==> flow/design.v <==
module design_5 #(parameter width = 8, parameter cwidth =4)(
  input [width-1:0] OPA, OPB,
  input CLK, RST, CE, MODE, CIN,
  input [1:0] INP_VALID,
  input [cwidth-1:0] CMD,
  output reg [2*width:0] RES,
  output reg OFLOW,
  output reg COUT,
  output reg G,
  output reg L,
  output reg E,
  output reg ERR
);
reg [2*width:0] temp;
reg [2*width:0] next_RES;
reg next_COUT, next_OFLOW, next_G, next_L, next_E, next_ERR;
localparam CMD_ADD = 4'b0000;
localparam CMD_SUB = 4'b0001;
localparam CMD_ADD_CIN = 4'b0010;
localparam CMD_SUB_CIN = 4'b0011;
localparam CMD_EGL = 4'b1000;
localparam CMD_INC_MUL = 4'b1001;
localparam CMD_SHIFT_MUL = 4'b1010;
localparam CMD_SI_UNSI_ADD = 4'b1011;
localparam CMD_SI_UNSI_SUB = 4'b1100;
localparam CMD_INC_A = 4'b0100;
localparam CMD_DEC_A = 4'b0101;
localparam CMD_INC_B = 4'b0110;
localparam CMD_DEC_B = 4'b0111;
localparam CMD_AND = 4'b0000;
localparam CMD_NAND = 4'b0001;
localparam CMD_OR = 4'b0010;
localparam CMD_NOR = 4'b0011;
localparam CMD_XOR = 4'b0100;
localparam CMD_XNOR = 4'b0101;
localparam CMD_ROL_A_B = 4'b1100;
localparam CMD_ROR_A_B = 4'b1101;
localparam CMD_NOT_A = 4'b0110;
localparam CMD_SHR1_A = 4'b1000;
localparam CMD_SHLI_A = 4'b1001;
localparam CMD_NOT_B = 4'b0111;
localparam CMD_SHR1_B = 4'b1010;
localparam CMD_SHL1_B = 4'b1011;
wire [2:0] amount;
assign amount = OPB[2:0];
always@(posedge CLK or posedge RST)
begin
    if(RST)begin
        next_RES <= 'b0;
        next_COUT <= 1'b0;
        next_OFLOW <= 1'b0;
        next_G <= 1'b0;
        next_E <= 1'b0;
        next_L <= 1'b0;
        next_ERR <= 1'b0;
    end
    else if(CE)
    begin
        if(INP_VALID == 2'b00)
        begin
            next_RES <= 'b0;
            next_COUT <= 1'b0;
            next_OFLOW <= 1'b0;
            next_G <= 1'b0;
            next_E <= 1'b0;
            next_L <= 1'b0;
            next_ERR <= 1'b0;
        end
        else if(INP_VALID ==2'b11)
        begin
            next_RES <= 'b0;
            next_COUT <= 1'b0;
            next_OFLOW <= 1'b0;
            next_G <= 1'b0;
            next_E <= 1'b0;
            next_L <= 1'b0;
            next_ERR <= 1'b0;
            if(MODE)begin
                case(CMD)
                    CMD_ADD:
                    begin
                        temp = OPA + OPB;
                        next_RES <= temp;
                        next_COUT <= temp[width];
                    end
                    CMD_SUB:
                    begin
                        next_OFLOW <= (OPA<OPB)?1'b1:1'b0;
                        next_RES <= OPA-OPB;
                    end
                    CMD_ADD_CIN:
                    begin
                        temp = OPA + OPB + CIN;
                        next_RES <= temp;
                        next_COUT <= temp[width];
                    end
                    CMD_SUB_CIN:
                    begin
                        next_OFLOW <= (OPA<OPB)?1'b1:1'b0;
                        next_RES <= OPA-OPB-CIN;
                    end
                    CMD_EGL:
                    begin
                        next_RES <= 'b0;
                        if(OPA==OPB)
                        begin
                            next_E <= 1'b1;
                            next_G <= 1'b0;
                            next_L <= 1'b0;
                        end
                        else if(OPA>OPB)
                        begin
                            next_E <= 1'b0;
                            next_G <= 1'b1;
                            next_L <= 1'b0;
                        end
                        else
                        begin
                            next_E <= 1'b0;
                            next_G <= 1'b0;
                            next_L <= 1'b1;
                        end
                    end
                    CMD_INC_MUL:
                    begin
                        temp = (OPA+1) * (OPB+1);
                        next_RES <= temp;
                        next_COUT <= temp[2*width];
                    end
                    CMD_SHIFT_MUL:
                    begin
                        temp =(OPA<<1)*OPB;
                        next_RES <= temp;
                        next_COUT <= temp[2*width];
                    end
                    CMD_SI_UNSI_ADD:
                    begin
                        temp = $signed(OPA) + $signed(OPB);
                        next_RES <= temp;
                        next_COUT <= temp[width];
                        next_OFLOW <= ((OPA[width-1] == OPB[width-1]) && (temp[width-1] != OPA[width-1])) ? 1'b1 : 1'b0;
                        if($signed(OPA)==$signed(OPB))
                        begin
                            next_E <= 1'b1;
                            next_G <= 1'b0;
                            next_L <= 1'b0;
                        end
                        else if($signed(OPA)>$signed(OPB))
                        begin
                            next_E <= 1'b0;
                            next_G <= 1'b1;
                            next_L <= 1'b0;
                        end
                        else
                        begin
                            next_E <= 1'b0;
                            next_G <= 1'b0;
                            next_L <= 1'b1;
                        end
                    end
                    CMD_SI_UNSI_SUB:
                    begin
                        temp = $signed(OPA) - $signed(OPB);
                        next_RES<= temp;
                        next_COUT <= temp[width];
                       next_OFLOW <= ((OPA[width-1] != OPB[width-1]) && (temp[width-1] != OPA[width-1])) ? 1'b1 : 1'b0;
                        if($signed(OPA) == $signed(OPB))
                        begin
                            next_E <= 1'b1;
                            next_G <= 1'b0;
                            next_L <= 1'b0;
                        end
                        else if($signed(OPA) > $signed(OPB))
                        begin
                            next_E <= 1'b0;
                            next_G <= 1'b1;
                            next_L <= 1'b0;
                        end
                        else
                        begin
                            next_E <= 1'b0;
                            next_G <= 1'b0;
                            next_L <= 1'b1;
                        end
                    end
                    default:
                    begin
                        next_RES <= 'b0;
                        next_COUT <= 1'b0;
                        next_OFLOW <= 1'b0;
                        next_G <= 1'b0;
                        next_E <= 1'b0;
                        next_L <= 1'b0;
                        next_ERR <= 1'b0;
                    end
                endcase
            end
            else begin
                case(CMD)
                    CMD_AND:next_RES <= {{width*2-(width-1){1'b0}},OPA&OPB};
                    CMD_NAND:next_RES <= {{width*2-(width-1){1'b0}},~(OPA&OPB)};
                    CMD_OR:next_RES <= {{width*2-(width-1){1'b0}},OPA|OPB};
                    CMD_NOR:next_RES <= {{width*2-(width-1){1'b0}},~(OPA|OPB)};
                    CMD_XOR:next_RES <= {{width*2-(width-1){1'b0}},OPA^OPB};
                    CMD_XNOR:next_RES <= {{width*2-(width-1){1'b0}},~(OPA^OPB)};
                    CMD_ROL_A_B:
                    begin
                        if (amount == 0)
                            next_RES <= {{width*2-(width-1){1'b0}}, OPA};
                        else
                            next_RES <= {{width*2-(width){1'b0}}, (OPA << amount) | (OPA >> (width - amount))};
                        next_ERR <= (width > 3 && |OPB[width-1:3]) ? 1'b1 : 1'b0;
                    end
                    CMD_ROR_A_B:
                    begin
                        if (amount == 0)
                            next_RES <= {{width*2-(width-1){1'b0}}, OPA};
                        else
                            next_RES <= {{width*2-(width-1){1'b0}}, (OPA >> amount) | (OPA << (width - amount))};
                        next_ERR <= (width > 3 && |OPB[width-1:3]) ? 1'b1 : 1'b0;
                    end
                    default:
                    begin
                        next_RES <='b0;
                        next_COUT <= 1'b0;
                        next_OFLOW <= 1'b0;
                        next_G <= 1'b0;
                        next_E <= 1'b0;
                        next_L <= 1'b0;
                        next_ERR <= 1'b0;
                    end
                endcase
            end
        end
        else if(INP_VALID == 2'b01)
        begin
            next_RES <=  'b0;
            next_COUT <= 1'b0;
            next_OFLOW <= 1'b0;
            next_G <= 1'b0;
            next_E <= 1'b0;
            next_L <= 1'b0;
            next_ERR <= 1'b0;
            if(MODE)begin
                case(CMD)
                    CMD_INC_A:next_RES <= OPA+1;
                    CMD_DEC_A:next_RES <= OPA-1;
                    default:
                    begin
                        next_RES <= 'b0;
                        next_COUT <= 1'b0;
                        next_OFLOW <= 1'b0;
                        next_G <= 1'b0;
                        next_E <= 1'b0;
                        next_L <= 1'b0;
                        next_ERR <= 1'b0;
                    end
                endcase
            end
            else begin
                case(CMD)
                    CMD_NOT_A:next_RES <= {{width*2-(width-1){1'b0}},~OPA};
                    CMD_SHR1_A:next_RES <= {{width*2-(width-1){1'b0}},OPA>>1};
                    CMD_SHLI_A:next_RES <= {{width*2-(width-1){1'b0}},OPA<<1};
                    default:
                    begin
                        next_RES <= 'b0;
                        next_COUT <= 1'b0;
                        next_OFLOW <= 1'b0;
                        next_G <= 1'b0;
                        next_E <= 1'b0;
                        next_L <= 1'b0;
                        next_ERR <= 1'b0;
                    end
                endcase
            end
        end
        else if(INP_VALID == 2'b10)
            begin
                next_RES <= 'b0;
                next_COUT <= 1'b0;
                next_OFLOW <= 1'b0;
                next_G <= 1'b0;
                next_E <= 1'b0;
                next_L <= 1'b0;
                next_ERR <= 1'b0;
                if(MODE) begin
                    case(CMD)
                        CMD_INC_B: next_RES <= OPB + 1;
                        CMD_DEC_B: next_RES <= OPB - 1;
                        default:
                        begin
                            next_RES <= 'b0;
                            next_COUT <= 1'b0;
                            next_OFLOW <= 1'b0;
                            next_G <= 1'b0;
                            next_E <= 1'b0;
                            next_L <= 1'b0;
                            next_ERR <= 1'b0;
                        end
                    endcase
                end
                else begin
                    case(CMD)
                        CMD_NOT_B:next_RES <= {{width*2-(width-1){1'b0}},~OPB};
                        CMD_SHR1_B:next_RES <= {{width*2-(width-1){1'b0}},OPB>>1};
                        CMD_SHL1_B:next_RES <= {{width*2-(width-1){1'b0}},OPB<<1};
                        default:
                        begin
                            next_RES <= 'b0;
                            next_COUT <= 1'b0;
                            next_OFLOW <= 1'b0;
                            next_G <= 1'b0;
                            next_E <= 1'b0;
                            next_L <= 1'b0;
                            next_ERR <= 1'b0;
                        end
                    endcase
                end
        end
    end
end
always @(posedge CLK or posedge RST) begin
    if(RST) begin
        RES <= 'b0;
        COUT <= 1'b0;
        OFLOW <= 1'b0;
        G <= 1'b0;
        E <= 1'b0;
        L <= 1'b0;
        ERR <= 1'b0;
    end else if (CE) begin
        RES <= next_RES;
        COUT <= next_COUT;
        OFLOW <= next_OFLOW;
        G <= next_G;
        L <= next_L;
        E <= next_E;
        ERR <= next_ERR;
    end
end
endmodule
# Tool chain data of design_5
# Tool output for the design above, in the order of the flow.
# Lines are those of the file above, counted from 1.
# Operators: Yosys type, input widths -> output width; for muxes data width and select width s.
# Library cell names are shortened.
# The mark n/a stands for no value.
[setup]
top = "design_5"
clock_port = "CLK"
library = "sky130hd"
lib_corner = "tt_025C_1v80"

# Elaborated design
# Source: Yosys, flattened and elaborated, memories not mapped. Widths are those after wreduce. Registers that Yosys merges into a memory's read port (data or address) are not register bits. Print and check cells do not count.
[classes]
mul = 2
reduce_and_logical = 11
n_eq = 22
n_logic = 10
addsub = 11
shifts = 4
mux = 55
compare = 3
[ops]
columns = ["cell", "count"]
rows = [
  ["$mul 32x32->17", 1],
  ["$pmux 17 s8", 2],
  ["$mul 8x8->16", 1],
  ["$mux 17", 7],
  ["$pmux 17 s2", 2],
  ["$pmux 8 s3", 2],
  ["$not 8->8", 5],
  ["$mux 1", 35],
  ["$shl 8x32->8", 1],
  ["$shr 8x32->8", 1],
  ["$eq 4x4->1 const B", 6],
  ["$or 8x8->8", 3],
  ["$add 8x1->9 const B", 2],
  ["$sub 8x1->9 const B", 2],
  ["$add 8x8->9", 2],
  ["$sub 8x8->9", 2],
  ["$sub 17x1->17", 1],
  ["$eq 4x3->1 const B", 4],
  ["$gt 8x8->1", 2],
  ["$eq 8x8->1", 2],
  ["$mux 8", 2],
  ["$add 9x1->10", 1],
  ["$eq 4x2->1 const B", 2],
  ["$shl 8x3->8", 1],
  ["$shr 8x3->8", 1],
  ["$lt 8x8->1", 1],
  ["$and 8x8->8", 1],
  ["$xor 8x8->8", 1],
]
# Not listed: further kinds 17, cells in them 25.
[bits]
ff_bits = 46
inputBits = 27
word_cells = 132

# Logic depth
# Longest topological path by Yosys (ltp), each cell counted once; first at word level (registers and memories cut), then after technology mapping (sequential cells cut; the memories' decode and read muxes count).
[depth]
depth_word = 8
ABC_AREA = 0
mapped_depth = 25

# Netlist
# The flow's flattened synthesis, as Yosys stat reports it; memories are mapped. The netlist is that of the ABC_AREA named above (0 if unset); the other value can give another one.
[mapped]
stdcells = 1401
sequential_area_um2 = 1151.1
flip_flops = 46
mapped_area_um2 = 11289.6
[by_type]
columns = ["type", "count"]
rows = [
  ["fa_1", 87],
  ["ha_1", 111],
  ["dfrtp_1", 46],
  ["inv_1", 158],
  ["nor2_1", 148],
  ["xnor2_1", 52],
  ["nand2_1", 108],
  ["a21oi_1", 68],
  ["mux2_2", 26],
  ["o21ai_0", 56],
  ["xor2_1", 28],
  ["a221oi_1", 20],
  ["nand3_1", 34],
  ["mux2i_1", 16],
  ["mux4_2", 7],
  ["o211ai_1", 19],
  ["a22oi_1", 17],
  ["nor3_1", 25],
]
# Not listed: further types 86, cells in them 375.

# Path before layout
# Path of least setup slack by OpenSTA after synthesis, without wires, with an ideal clock, recovery checks aside; 20% of the period is set as input and as output delay. Where synthesis merged equal registers, the netlist keeps one of their names.
[synth_timing]
kind = "input-to-reg"
start = "in OPB[0]"
end = "reg next_RES[15]"
clock_period_ns = 8.0
stages = 24
path_slack_ns = 1.008
n_path_buf = 5
t_arrival_ns = 6.869
t_first_pin_ns = 1.600
t_required_ns = 7.877
delay_ns = 5.392
setup_time_ns = 0.123
synth_period_reached_ns = 6.992
# "delay_ns" = arrival - input delay + setup time.
# "stages" counts driving pins, that of a launching flip-flop among them; a cell with two outputs on the path counts twice.
# "synth_period_reached_ns" = period - worst setup slack (recovery checks aside). The figure is calculated, with input and output delays left at 20% of the set period.
# Between the ends stands the longest chain of elaborated cells between them, by number of cells; it is not shown to be the way that was timed. Of several equally long chains one is given.
# Each line given opens the expression or statement behind the cell; cells for indexed reads and writes are added by Yosys, which also makes memories of some case tables.
# A register here has more assigning lines than the two given.
[synth_via]
cell_sequence = "buf_2 buf_4 inv_2 ha_1 clkbuf_1 buf_2 clkbuf_1 nand2b_1 fa_1 inv_1 fa_1 fa_1 inv_1 fa_1 inv_1 ha_1 or2_2 a21oi_1 nor3_1 nor3_1 nor3_1 xor2_1 a221oi_2 o21ai_2"
elab_chain_cells = 7
cone_cells = 16
cone_classes = "6 x add/sub; 2 x mul; 8 x mux"
[synth_rtl]
columns = ["item", "line", "source"]
rows = [
  ["start, declared", 2, "input [width-1:0] OPA, OPB,"],
  ["$sub 8x1->9", 290, "CMD_DEC_B: next_RES <= OPB - 1;"],
  ["$pmux 17 s2", 288, "case(CMD)"],
  ["$mux 17", 287, "if(MODE) begin"],
  ["$mux 17", 278, "else if(INP_VALID == 2'b10)"],
  ["$mux 17", 235, "else if(INP_VALID == 2'b01)"],
  ["$mux 17", 69, "else if(INP_VALID ==2'b11)"],
  ["$mux 17", 59, "if(INP_VALID == 2'b00)"],
  ["end, assigned", 83, "next_RES <= temp;"],
  ["end, assigned", 89, "next_RES <= OPA-OPB;"],
  ["end, declared", 15, "reg [2*width:0] next_RES;"],
]

# Path in the finished layout
# Path of least setup slack in the final report of flow run 1 (OpenROAD, finished layout, wires in). Where an end is a register, its clock arrival counts in the times.
[layout_timing]
kind = "input-to-reg"
start = "in OPA[0]"
end = "reg next_COUT"
n_path_buf = 2
t_first_pin_ns = 1.51
clock_period_ns = 7.57
setup_time_ns = 0.10
t_arrival_ns = 7.26
t_required_ns = 7.75
path_slack_ns = 0.49
stages = 21
# Between the ends stands the longest chain of elaborated cells between them, by number of cells; it is not shown to be the way that was timed. Of several equally long chains one is given.
# A register here has more assigning lines than the two given.
[layout_via]
cell_sequence = "clkdlybuf4s50_1 buf_4 clkinv_1 ha_1 inv_1 nor2_1 fa_1 fa_1 fa_1 inv_1 fa_1 inv_1 ha_1 or3_1 o21ai_0 a21oi_1 a21oi_1 mux2i_1 nor4b_2 o31a_1 o32ai_1"
elab_chain_cells = 6
cone_cells = 11
cone_classes = "5 x add/sub; 2 x mul; 4 x mux"
[layout_rtl]
columns = ["item", "line", "source"]
rows = [
  ["start, declared", 2, "input [width-1:0] OPA, OPB,"],
  ["$add 8x1->9", 126, "temp = (OPA+1) * (OPB+1);"],
  ["$mul 32x32->17", 126, ""],
  ["$pmux 1 s6", 79, "case(CMD)"],
  ["$mux 1", 78, "if(MODE)begin"],
  ["$mux 1", 69, "else if(INP_VALID ==2'b11)"],
  ["$mux 1", 59, "if(INP_VALID == 2'b00)"],
  ["end, assigned", 84, "next_COUT <= temp[width];"],
  ["end, assigned", 95, "next_COUT <= temp[width];"],
  ["end, declared", 16, "reg next_COUT, next_OFLOW, next_G, next_L, next_E, next_ERR;"],
]

# Below are 4 stored runs of the flow (Yosys, OpenROAD; platform sky130hd) on design_5, each with its settings and what was measured, unordered. Constraints: input delay and output delay 20% of the set period each, output load 0.01 pF.
# "clock_period_reached_ns" = clock period - worst setup slack. The figure is calculated, with input and output delays left at 20% of the set period.
# "worst_path_ns" is the time allowed to the run's worst setup path (the clock period less input and output delay, where it has them) less its slack. Clock arrival times count: a late capture clock shortens it, a late launch clock lengthens it.
# "total_power_uw" is the tool's figure for a default switching activity; nothing was simulated.

[[run]]
name = "flow run 1"
[run.settings]
CORE_UTILIZATION = 40
period_ns = 7.57
CAP_MARGIN = 20
CORE_MARGIN = 2
SLEW_MARGIN = 20
[run.results]
clock_period_reached_ns = 7.084
ys_area_um2 = 11289.6
total_negative_slack_ns = 0.000
worst_path_ns = 5.57
timing.worst_path_kind = "input-to-reg"
holdWs_ns = 0.489
total_power_uw = 2225
finalUtil_pct = 44.9
ws_setup_ns = 0.486
design.die.area_um2 = 29584.0
layout_stdcell_area_um2 = 12483.2

[[run]]
name = "flow run 2"
[run.settings]
CAP_MARGIN = 0
CELL_PAD_IN_SITES_GLOBAL_PLACEMENT = 0
CORE_MARGIN = 10
CORE_UTILIZATION = 27
CTS_CLUSTER_SIZE = 73
GPL_ROUTABILITY_DRIVEN = 0
HOLD_SLACK_MARGIN = 0.09
MAX_ROUTING_LAYER = "met4"
MIN_ROUTING_LAYER = "met1"
PLACE_DENSITY_LB_ADDON = 0.05
SETUP_SLACK_MARGIN = 0.96
TNS_END_PERCENT = 55
period_ns = 4.95
SLEW_MARGIN = 20
[run.results]
worst_path_ns = 4.56
timing.worst_path_kind = "input-to-reg"
ys_area_um2 = 11289.6
total_negative_slack_ns = -5.767
total_power_uw = 4668
holdWs_ns = 0.493
clock_period_reached_ns = 5.549
design.die.area_um2 = 50391.3
ws_setup_ns = -0.599
finalUtil_pct = 37.8
layout_stdcell_area_um2 = 15522.4

[[run]]
name = "flow run 3"
[run.settings]
CORE_UTILIZATION = 40
period_ns = 13.1
CAP_MARGIN = 20
CORE_MARGIN = 2
SLEW_MARGIN = 20
[run.results]
holdWs_ns = 0.496
design.die.area_um2 = 29584.0
worst_path_ns = 6.14
timing.worst_path_kind = "input-to-reg"
finalUtil_pct = 43.7
clock_period_reached_ns = 8.756
total_negative_slack_ns = 0.000
ys_area_um2 = 11289.6
ws_setup_ns = 4.344
layout_stdcell_area_um2 = 12151.7
total_power_uw = 1252

[[run]]
name = "flow run 4"
[run.settings]
CELL_PAD_IN_SITES_GLOBAL_PLACEMENT = 2
CORE_ASPECT_RATIO = 0.62
CORE_MARGIN = 10
CORE_UTILIZATION = 45
CTS_CLUSTER_DIAMETER = 267
CTS_CLUSTER_SIZE = 60
GPL_TIMING_DRIVEN = 0
MIN_ROUTING_LAYER = "met2"
PLACE_DENSITY_LB_ADDON = 0.16
SLEW_MARGIN = 40
TNS_END_PERCENT = 90
period_ns = 5.58
CAP_MARGIN = 20
[run.results]
outcome = "not finished: routing ended with error GRT-0116"
